==> flow/design.v <==
module FpCustomAddSub 
# (
	parameter	ManWidth	=	16,
	parameter	ExpWidth	=	6
)
(Rst_i,Clk_i,A_i,B_i,AddSub_i,Nd_i,Result_o,ResultValid_o);	
	function integer Log2;
	input integer value;
		begin
			Log2 = 0;
			while (value > 1) begin
				value   = value >> 1;
				Log2    = Log2 + 1;
			end
		end
	endfunction
	localparam	InOutWidth	=	1+ExpWidth+ManWidth;
	localparam	ExtManWidth	=	ManWidth+1;
	localparam	Stages	=	Log2(InOutWidth);
	input	Rst_i;
	input	Clk_i;
	input	[InOutWidth-1:0]	A_i;
	input	[InOutWidth-1:0]	B_i;
	input	AddSub_i;
	input	Nd_i;
	output	[InOutWidth-1:0]	Result_o;
	output	ResultValid_o;
	wire	signB	=	B_i[InOutWidth-1]^AddSub_i;
	wire	[InOutWidth-2:0]	absA	=	A_i[InOutWidth-2:0];
	wire	[InOutWidth-2:0]	absB	=	B_i[InOutWidth-2:0];
	reg		[InOutWidth-1:0]	muxA;
	reg		[InOutWidth-1:0]	muxB;
	reg	impliedA;
	reg	impliedB;
	reg	[InOutWidth-1:0]	muxAReg;
	reg	[InOutWidth-1:0]	muxBReg;
	reg	[ExpWidth-1:0]		expDiff;
	reg	addSubOrepation;
	wire	[ManWidth:0]	manA	=	{impliedA,	muxAReg[ManWidth-1:0]};
	wire	[ManWidth:0]	manB	=	{impliedB,	muxBReg[ManWidth-1:0]};
	reg	[ManWidth:0]	manANorm;
	reg	[ManWidth:0]	manBNorm;
	reg	addSubOrepationReg;
	reg	[ExtManWidth:0]	manSum;
	wire	[Stages-1:0]	distance;
	wire	[ExtManWidth+1:0]	dataArray	[0:Stages];
	wire	[Stages+1:0]	distanceR	=	{2'b00,distanceR1};
	reg		[ExtManWidth-1:0]	manSumReg;
	wire	[ExtManWidth-1:0]	normCMan	=	manSumReg	<<	distanceR1[Stages-1:0];	 
	reg	[ManWidth-1:0]	manC;
	reg	[ExpWidth-1:0]	expAPipe	[0:4];
	reg	[ExpWidth-1:0]	expC;
	reg	[4:0]	signC;
	reg	[8:0]	valid;
	assign  dataArray [0]	=	manSum;		
	assign	Result_o	=	{signC[4],expC,manC};
	assign	ResultValid_o	=	valid[4];
	always	@(*)	begin
		if	(absA<absB)	begin
			muxA	<=	{signB,absB};
			muxB	<=	{A_i[InOutWidth-1],absA};
		end	else	begin
			muxA	<=	{A_i[InOutWidth-1],absA};
			muxB	<=	{signB,absB};
		end 
	end
	always	@(posedge	Clk_i)	begin
		if	(muxA	[InOutWidth-2 -:ExpWidth]	==	8'h00)	begin	 
			impliedA	<=	1'b0;	 
		end	else	begin
			impliedA	<=	1'b1;	 
		end
		if	(muxB	[InOutWidth-2 -:ExpWidth]	==	8'h00)	begin	 
			impliedB	<=	1'b0;
		end	else	begin
			impliedB	<=	1'b1;
		end
		muxAReg	<=	muxA;
		muxBReg	<=	muxB;
		expDiff	<=	muxA[InOutWidth-2 -:ExpWidth]	-	muxB[InOutWidth-2 -:ExpWidth];	 
		addSubOrepation	<=	muxA[InOutWidth-1]	^	muxB[InOutWidth-1];	 
	end
	always	@(posedge	Clk_i)	begin
		manANorm	<=	manA;
		manBNorm	<=	manB	>>	expDiff;	 
		addSubOrepationReg <= addSubOrepation;
	end
	always	@(posedge	Clk_i)	begin
		if	(Rst_i)	begin
			manSum	<=	{ExtManWidth{1'b0}};
		end	else	if	(!addSubOrepationReg)	begin
			manSum	<=	{1'b0,	manANorm}	+	{1'b0,	manBNorm};
		end	else	begin
			manSum	<=	{1'b0,	manANorm}	-	{1'b0,	manBNorm};
		end
	end
	genvar	i;
	generate	
		for (i=0; i<Stages; i=i+1)	begin: searchMSB
			wire [ExtManWidth+1:0] dataIn;	
			wire [ExtManWidth+1:0] shitedDataOut;
			wire [ExtManWidth+1:0] dataOut;
			assign  dataIn = dataArray[i];
			wire    shiftDesired = ~|(dataIn[ExtManWidth+1:ExtManWidth+1-(1 << (Stages-1-i))]);
			assign  distance[(Stages-1-i)] = shiftDesired;		
			assign  shitedDataOut = dataIn << (1 << (Stages-1-i));	
			assign  dataOut = shiftDesired ? shitedDataOut : dataIn;	
			assign  dataArray[i+1] = dataOut;
		end
		reg	[Stages-1:0]	distanceR1;
		always	@(posedge	Clk_i)	begin
			distanceR1	<=	distance;
		end
	endgenerate	
	always	@(posedge	Clk_i)	begin
		manSumReg	<=	manSum	[ExtManWidth-1 -:ExtManWidth];
	end
	always	@(posedge	Clk_i)	begin
		if	(Rst_i)	begin
			manC	<=	{ManWidth{1'b0}};
		end	else	begin
			manC	<=	normCMan	[ExtManWidth-1 -:ManWidth];	 
		end
	end
	always	@(posedge	Clk_i)	begin	
		expAPipe[0]	<=	muxA[InOutWidth-2 -:ExpWidth];	 
		expAPipe[1]	<=	expAPipe[0];
		expAPipe[2]	<=	expAPipe[1];
		expAPipe[3]	<=	expAPipe[2];
		expAPipe[4]	<=	expAPipe[3];
	end
	always	@(posedge	Clk_i)	begin
		if	(&distanceR1)	begin
			expC	<=	{ExpWidth{1'b0}};
		end	else	begin
			if	(expAPipe[3]	>=	distanceR)	begin
				expC	<=	expAPipe[3]-distanceR+1;			 
			end	else	begin
				expC	<=	{{ExpWidth+1{1'b0}},1'b1};
			end
		end	
	end
	always	@(posedge	Clk_i)	begin
		signC	<=	{signC[3:0],	muxA[InOutWidth-1]};
	end
	always	@(posedge	Clk_i)	begin
		valid	<=	{valid[7:0],Nd_i};
	end	
endmodule
Tool chain data of FpCustomAddSub
What the tools print for FpCustomAddSub, step after step.
Line numbers count from 1 in the design file above.
Library cell names are shortened.
Not given: n/a
- top module: FpCustomAddSub
- clock input: Clk_i
- standard-cell library: sky130hd
- timing corner: tt_025C_1v80

Elaborated design
Source: Yosys, flattened and elaborated. Widths are those after wreduce. Registers that Yosys merges into a memory's read port (data or address) are not register bits. Print and check cells do not count. Equal cells are merged and count once.
- noted flip-flop bits (word level): 171
- input bits at 50
- noted output and inout bits: 24
- add/subtract/negate cells: 5
- magnitude comparators at 2
- shift operators: 2
- multiplexer cells: 9
- noted bitwise gates (word level): 3
- reduce/logical cells at 12
- operator list (kind ; count):
    2-to-1 mux 19 bit ; 3
    2-to-1 mux 23 bit ; 2
    less-than comparator 22 bit ; 1
    adder 17 x 17 -> 18 bit ; 1
    subtractor 17 x 17 -> 18 bit ; 1
    2-to-1 mux 18 bit ; 1
    << shifter 17 x 4 -> 17 bit ; 1
    >> shifter 17 x 6 -> 17 bit ; 1
    zero test 6 bit ; 2
    OR reduction 8 bit ; 1
    adder 6 x 2 -> 6 bit with constant B ; 1
    subtractor 6 x 4 -> 6 bit ; 1
    >= comparator 6 x 4 -> 1 bit ; 1
    subtractor 6 bit ; 1
    OR reduction 5 bit ; 1
    zero test 1 bit ; 4
    OR reduction 2 bit ; 2
    AND reduction 4 bit ; 1
    OR reduction 3 bit ; 1
    2-to-1 mux 1 bit ; 3
    XOR 1 bit ; 2
    inverter 1 bit ; 1

Depth
Depth = most cells in a row (Yosys ltp): at word level without a register or memory, in the mapped netlist without a sequential cell, where the memories' decode and read muxes count.
- depth after elaboration: 8
- ABC_AREA at 0
- gate-level depth with buffers: 17

After synthesis
Yosys stat after the flow's synthesis: flattened, memories mapped to cells. It holds for the ABC_AREA given above (unset counts as 0); a run with the other value may have another netlist.
Totals and module areas in this step are rounded.
- noted cell count: 791
- mapped area at 7700 um^2
- sequential area at 3400 um^2
- noted flip-flop cells: 171
- buffer cells at 33
- cells by type (cell ; count ; total area (um^2)):
    dfxtp_1 ; 171 ; 3.42E+03
    ha_1 ; 52 ; 650.624
    mux2i_1 ; 36 ; 360.346
    nor2_1 ; 84 ; 315.302
    xnor2_1 ; 29 ; 253.994
    a21oi_1 ; 49 ; 245.235
    a211oi_1 ; 26 ; 195.187
    inv_1 ; 52 ; 195.187
    mux2_2 ; 17 ; 191.434
    nand2_1 ; 44 ; 165.158
    o21ai_0 ; 28 ; 140.134
    mux2_1 ; 11 ; 123.869
    mux4_2 ; 5 ; 112.608
    nor3_1 ; 20 ; 100.096
    clkbuf_1 ; 24 ; 90.086
    nor2b_1 ; 10 ; 62.56
    fa_1 ; 3 ; 60.058
    a21o_1 ; 7 ; 52.55
Other cell types: 47; their cells: 123.

Worst setup path after synthesis
Path of least setup slack by OpenSTA after synthesis, without wires, with an ideal clock, recovery checks aside; 20% of the period is set as input and as output delay. Where synthesis merged equal registers, the netlist keeps one of their names.
- path type: input -> register
- start: in B_i[17]
- end: reg expDiff[4]
- clock period: 4.5 ns
- input delay at 0.900 ns
- setup time at 0.103 ns
- arrival at 3.701 ns
- noted slack: 0.695 ns
- noted delay of the path: 2.904 ns
- driving pins on the path at 15
- noted buffers on the path: 2
- noted synthesis period reached: 3.805 ns
"delay of the path" is the arrival time less input delay plus setup time.
"driving pins on the path": output pins that drive a net of the path, with the launching flip-flop's if there is one; two outputs of one cell count as two.
"synthesis period reached" is the clock period less the worst setup slack; recovery checks do not enter. This is arithmetic on one report: input and output delays are still those of the set period (20% each).
Between the ends stands the longest chain of elaborated cells between them, by number of cells; it is not shown to be the way that was timed. Of several equally long chains one is given.
A line is the first line of the expression or statement that the cell stems from. Yosys adds cells for indexed reads and writes and turns some case tables into memories.
- path through: inv_1 -> ha_1 -> and2_1 -> a221o_1 -> a221oi_2 -> o21ai_2 -> nor2_4 -> buf_2 -> buf_2 -> and3_1 -> nor2_1 -> ha_1 -> o21ai_1 -> mux2i_1 -> a2111oi_2
- length of the longest elaborated chain at 3
- RTL lines, path after synthesis (what ; RTL line ; source):
    from (decl) ; 23 ; input [InOutWidth-1:0] B_i;
    less-than comparator 22 bit ; 59 ; if (absA<absB) begin
    2-to-1 mux 23 bit ; 59 ;
    subtractor 6 bit ; 80 ; expDiff <= muxA[InOutWidth-2 -:ExpWidth] - muxB[InOutWidth-2 -:ExpWidth];
    to (assign) ; 80 ;
    to (decl) ; 37 ; reg [ExpWidth-1:0] expDiff;

Worst path after layout
From the final timing report of record 1: the path of least setup slack in the routed layout; clock arrival at registers is part of the times.
- path type: register -> register
- start: reg manBNorm[0]
- end: reg manSum[17]
- clock period: 2.65 ns
- setup time at 0.06 ns
- arrival at 3.60 ns
- noted slack: -0.59 ns
- driving pins on the path at 17
- noted buffers on the path: 0
Between the ends stands the longest chain of elaborated cells between them, by number of cells; it is not shown to be the way that was timed. Of several equally long chains one is given.
At most two assigning lines are given for a register; there are more.
- path through: dfxtp_2 -> inv_2 -> ha_4 -> nand2b_4 -> or4_4 -> nor3_4 -> nor2_1 -> xnor2_1 -> ha_2 -> a21o_1 -> a21o_1 -> a21o_1 -> a211oi_2 -> a21oi_2 -> o211a_1 -> or3_1 -> a21oi_2
- length of the longest elaborated chain at 2
- RTL lines, path after layout (what ; RTL line ; source):
    from (decl) ; 42 ; reg [ManWidth:0] manBNorm;
    from (assign) ; 85 ; manBNorm <= manB >> expDiff;
    adder 17 x 17 -> 18 bit ; 92 ; manSum <= {1'b0, manANorm} + {1'b0, manBNorm};
    2-to-1 mux 18 bit ; 91 ; end else if (!addSubOrepationReg) begin
    to (assign) ; 92 ;
    to (assign) ; 94 ; manSum <= {1'b0, manANorm} - {1'b0, manBNorm};
    to (decl) ; 44 ; reg [ExtManWidth:0] manSum;

Top module FpCustomAddSub; platform sky130hd; tools Yosys and OpenROAD; 4 stored runs in no particular order. Input and output delays are each 20% of the period that was set; the output load is 0.01 pF.
"clock period achieved" means the clock period less the worst setup slack. The figure is calculated, with input and output delays left at 20% of the set period.
"worst setup path time" means the part of the period allowed to the worst setup path (the constraints hold back 20% at inputs and 20% at outputs) less its slack; where the path has registers, the arrival times of their clocks count too.
"power consumption": no workload was simulated; the value follows from the tool's default switching activity.
Measured values are rounded.

Record 1

==> flow/run.sh <==
#!/bin/bash
# the make line also repeats the synthesis and layout settings of config.mk as NAME=value (left out here)
make -C /OpenROAD-flow-scripts/flow DESIGN_CONFIG=/design/flow/config.mk WORK_HOME=/design/flow/orfs CLKGATE_MAP_FILE= finish
==> flow/config.mk <==
export PLATFORM = sky130hd
export DESIGN_NAME = FpCustomAddSub
export DESIGN_NICKNAME = FpCustomAddSub
export VERILOG_FILES = /design/flow/design.v
export SDC_FILE = /design/flow/constraint.sdc
export NUM_CORES = 4
export LEC_CHECK = 0
export ABC_AREA = 0
export CAP_MARGIN = 20
export CELL_PAD_IN_SITES_DETAIL_PLACEMENT = 0
export CELL_PAD_IN_SITES_GLOBAL_PLACEMENT = 1
export CORE_MARGIN = 5
export CORE_UTILIZATION = 25
export CTS_CLUSTER_DIAMETER = 92
export CTS_CLUSTER_SIZE = 84
export MAX_ROUTING_LAYER = met5
export PLACE_DENSITY_LB_ADDON = 0.03
export SLEW_MARGIN = 0
export TNS_END_PERCENT = 85
==> flow/constraint.sdc <==
create_clock -name core_clock -period 2.65 [get_ports {Clk_i}]
set_input_delay 0.5300 -clock core_clock [delete_from_list [all_inputs] [get_ports {Clk_i}]]
set_output_delay 0.5300 -clock core_clock [all_outputs]
set_load 0.01 [all_outputs]

Measured in record 1:
- noted the full die area: 34,000 um^2
- noted the worst setup path time: 3.24 ns
- worst setup path type: register -> register
- power consumption: 12,000 uW
- final utilization at 36 %
- noted the clock period achieved: 3.245 ns
- worst hold slack: 0.32 ns
- final setup TNS: -3.2 ns
- worst setup slack after layout: -0.59 ns
- chip area in the Yosys report: 7,700 um^2

Record 2

==> flow/run.sh <==
#!/bin/bash
# the make line also repeats the synthesis and layout settings of config.mk as NAME=value (left out here)
make -C /OpenROAD-flow-scripts/flow DESIGN_CONFIG=/design/flow/config.mk WORK_HOME=/design/flow/orfs CLKGATE_MAP_FILE= finish
==> flow/config.mk <==
export PLATFORM = sky130hd
export DESIGN_NAME = FpCustomAddSub
export DESIGN_NICKNAME = FpCustomAddSub
export VERILOG_FILES = /design/flow/design.v
export SDC_FILE = /design/flow/constraint.sdc
export NUM_CORES = 4
export LEC_CHECK = 0
export ABC_AREA = 1
export CAP_MARGIN = 40
export CELL_PAD_IN_SITES_DETAIL_PLACEMENT = 1
export CELL_PAD_IN_SITES_GLOBAL_PLACEMENT = 2
export CORE_MARGIN = 4
export CORE_UTILIZATION = 15
export CTS_CLUSTER_DIAMETER = 92
export CTS_CLUSTER_SIZE = 84
export GPL_ROUTABILITY_DRIVEN = 1
export MAX_ROUTING_LAYER = met4
export MIN_ROUTING_LAYER = met1
export PLACE_DENSITY_LB_ADDON = 0.03
export SETUP_SLACK_MARGIN = 0.62
export SLEW_MARGIN = 0
export TNS_END_PERCENT = 65
==> flow/constraint.sdc <==
create_clock -name core_clock -period 2.65 [get_ports {Clk_i}]
set_input_delay 0.5300 -clock core_clock [delete_from_list [all_inputs] [get_ports {Clk_i}]]
set_output_delay 0.5300 -clock core_clock [all_outputs]
set_load 0.01 [all_outputs]

Measured in record 2:
- noted the full die area: 55,000 um^2
- noted the worst setup path time: 2.70 ns
- worst setup path type: register -> register
- power consumption: 13,000 uW
- final utilization at 24 %
- noted the clock period achieved: 2.699 ns
- worst hold slack: 0.33 ns
- final setup TNS: -0.049 ns
- worst setup slack after layout: -0.049 ns
- chip area in the Yosys report: 7,700 um^2

Record 3

==> flow/run.sh <==
#!/bin/bash
# the make line also repeats the synthesis and layout settings of config.mk as NAME=value (left out here)
make -C /OpenROAD-flow-scripts/flow DESIGN_CONFIG=/design/flow/config.mk WORK_HOME=/design/flow/orfs CLKGATE_MAP_FILE= finish
==> flow/config.mk <==
export PLATFORM = sky130hd
export DESIGN_NAME = FpCustomAddSub
export DESIGN_NICKNAME = FpCustomAddSub
export VERILOG_FILES = /design/flow/design.v
export SDC_FILE = /design/flow/constraint.sdc
export NUM_CORES = 4
export LEC_CHECK = 0
export CAP_MARGIN = 20
export CELL_PAD_IN_SITES_DETAIL_PLACEMENT = 0
export CORE_MARGIN = 2
export CORE_UTILIZATION = 31
export CTS_CLUSTER_DIAMETER = 182
export GPL_ROUTABILITY_DRIVEN = 0
export MIN_ROUTING_LAYER = met1
export PLACE_DENSITY = 0.61
export SETUP_SLACK_MARGIN = -0.12
export SLEW_MARGIN = 35
==> flow/constraint.sdc <==
create_clock -name core_clock -period 4.42 [get_ports {Clk_i}]
set_input_delay 0.8840 -clock core_clock [delete_from_list [all_inputs] [get_ports {Clk_i}]]
set_output_delay 0.8840 -clock core_clock [all_outputs]
set_load 0.01 [all_outputs]

Measured in record 3:
- noted the full die area: 26,000 um^2
- noted the worst setup path time: 2.92 ns
- worst setup path type: input -> register
- power consumption: 6,000 uW
- final utilization at 38 %
- noted the clock period achieved: 3.804 ns
- worst hold slack: 0.32 ns
- final setup TNS: 0.000 ns
- worst setup slack after layout: 0.62 ns
- chip area in the Yosys report: 7,700 um^2

Record 4

==> flow/run.sh <==
#!/bin/bash
# the make line also repeats the synthesis and layout settings of config.mk as NAME=value (left out here)
make -C /OpenROAD-flow-scripts/flow DESIGN_CONFIG=/design/flow/config.mk WORK_HOME=/design/flow/orfs CLKGATE_MAP_FILE= finish
==> flow/config.mk <==
export PLATFORM = sky130hd
export DESIGN_NAME = FpCustomAddSub
export DESIGN_NICKNAME = FpCustomAddSub
export VERILOG_FILES = /design/flow/design.v
export SDC_FILE = /design/flow/constraint.sdc
export NUM_CORES = 4
export LEC_CHECK = 0
export CAP_MARGIN = 20
export CORE_MARGIN = 2
export CORE_UTILIZATION = 40
export SETUP_SLACK_MARGIN = 1.05
export SLEW_MARGIN = 20
==> flow/constraint.sdc <==
create_clock -name core_clock -period 3.87 [get_ports {Clk_i}]
set_input_delay 0.7740 -clock core_clock [delete_from_list [all_inputs] [get_ports {Clk_i}]]
set_output_delay 0.7740 -clock core_clock [all_outputs]
set_load 0.01 [all_outputs]

Measured in record 4:
- noted the full die area: 20,000 um^2
- noted the worst setup path time: 3.19 ns
- worst setup path type: register -> register
- power consumption: 7,400 uW
- final utilization at 54 %
- noted the clock period achieved: 3.185 ns
- worst hold slack: 0.32 ns
- final setup TNS: 0.000 ns
- worst setup slack after layout: 0.68 ns
- chip area in the Yosys report: 7,700 um^2
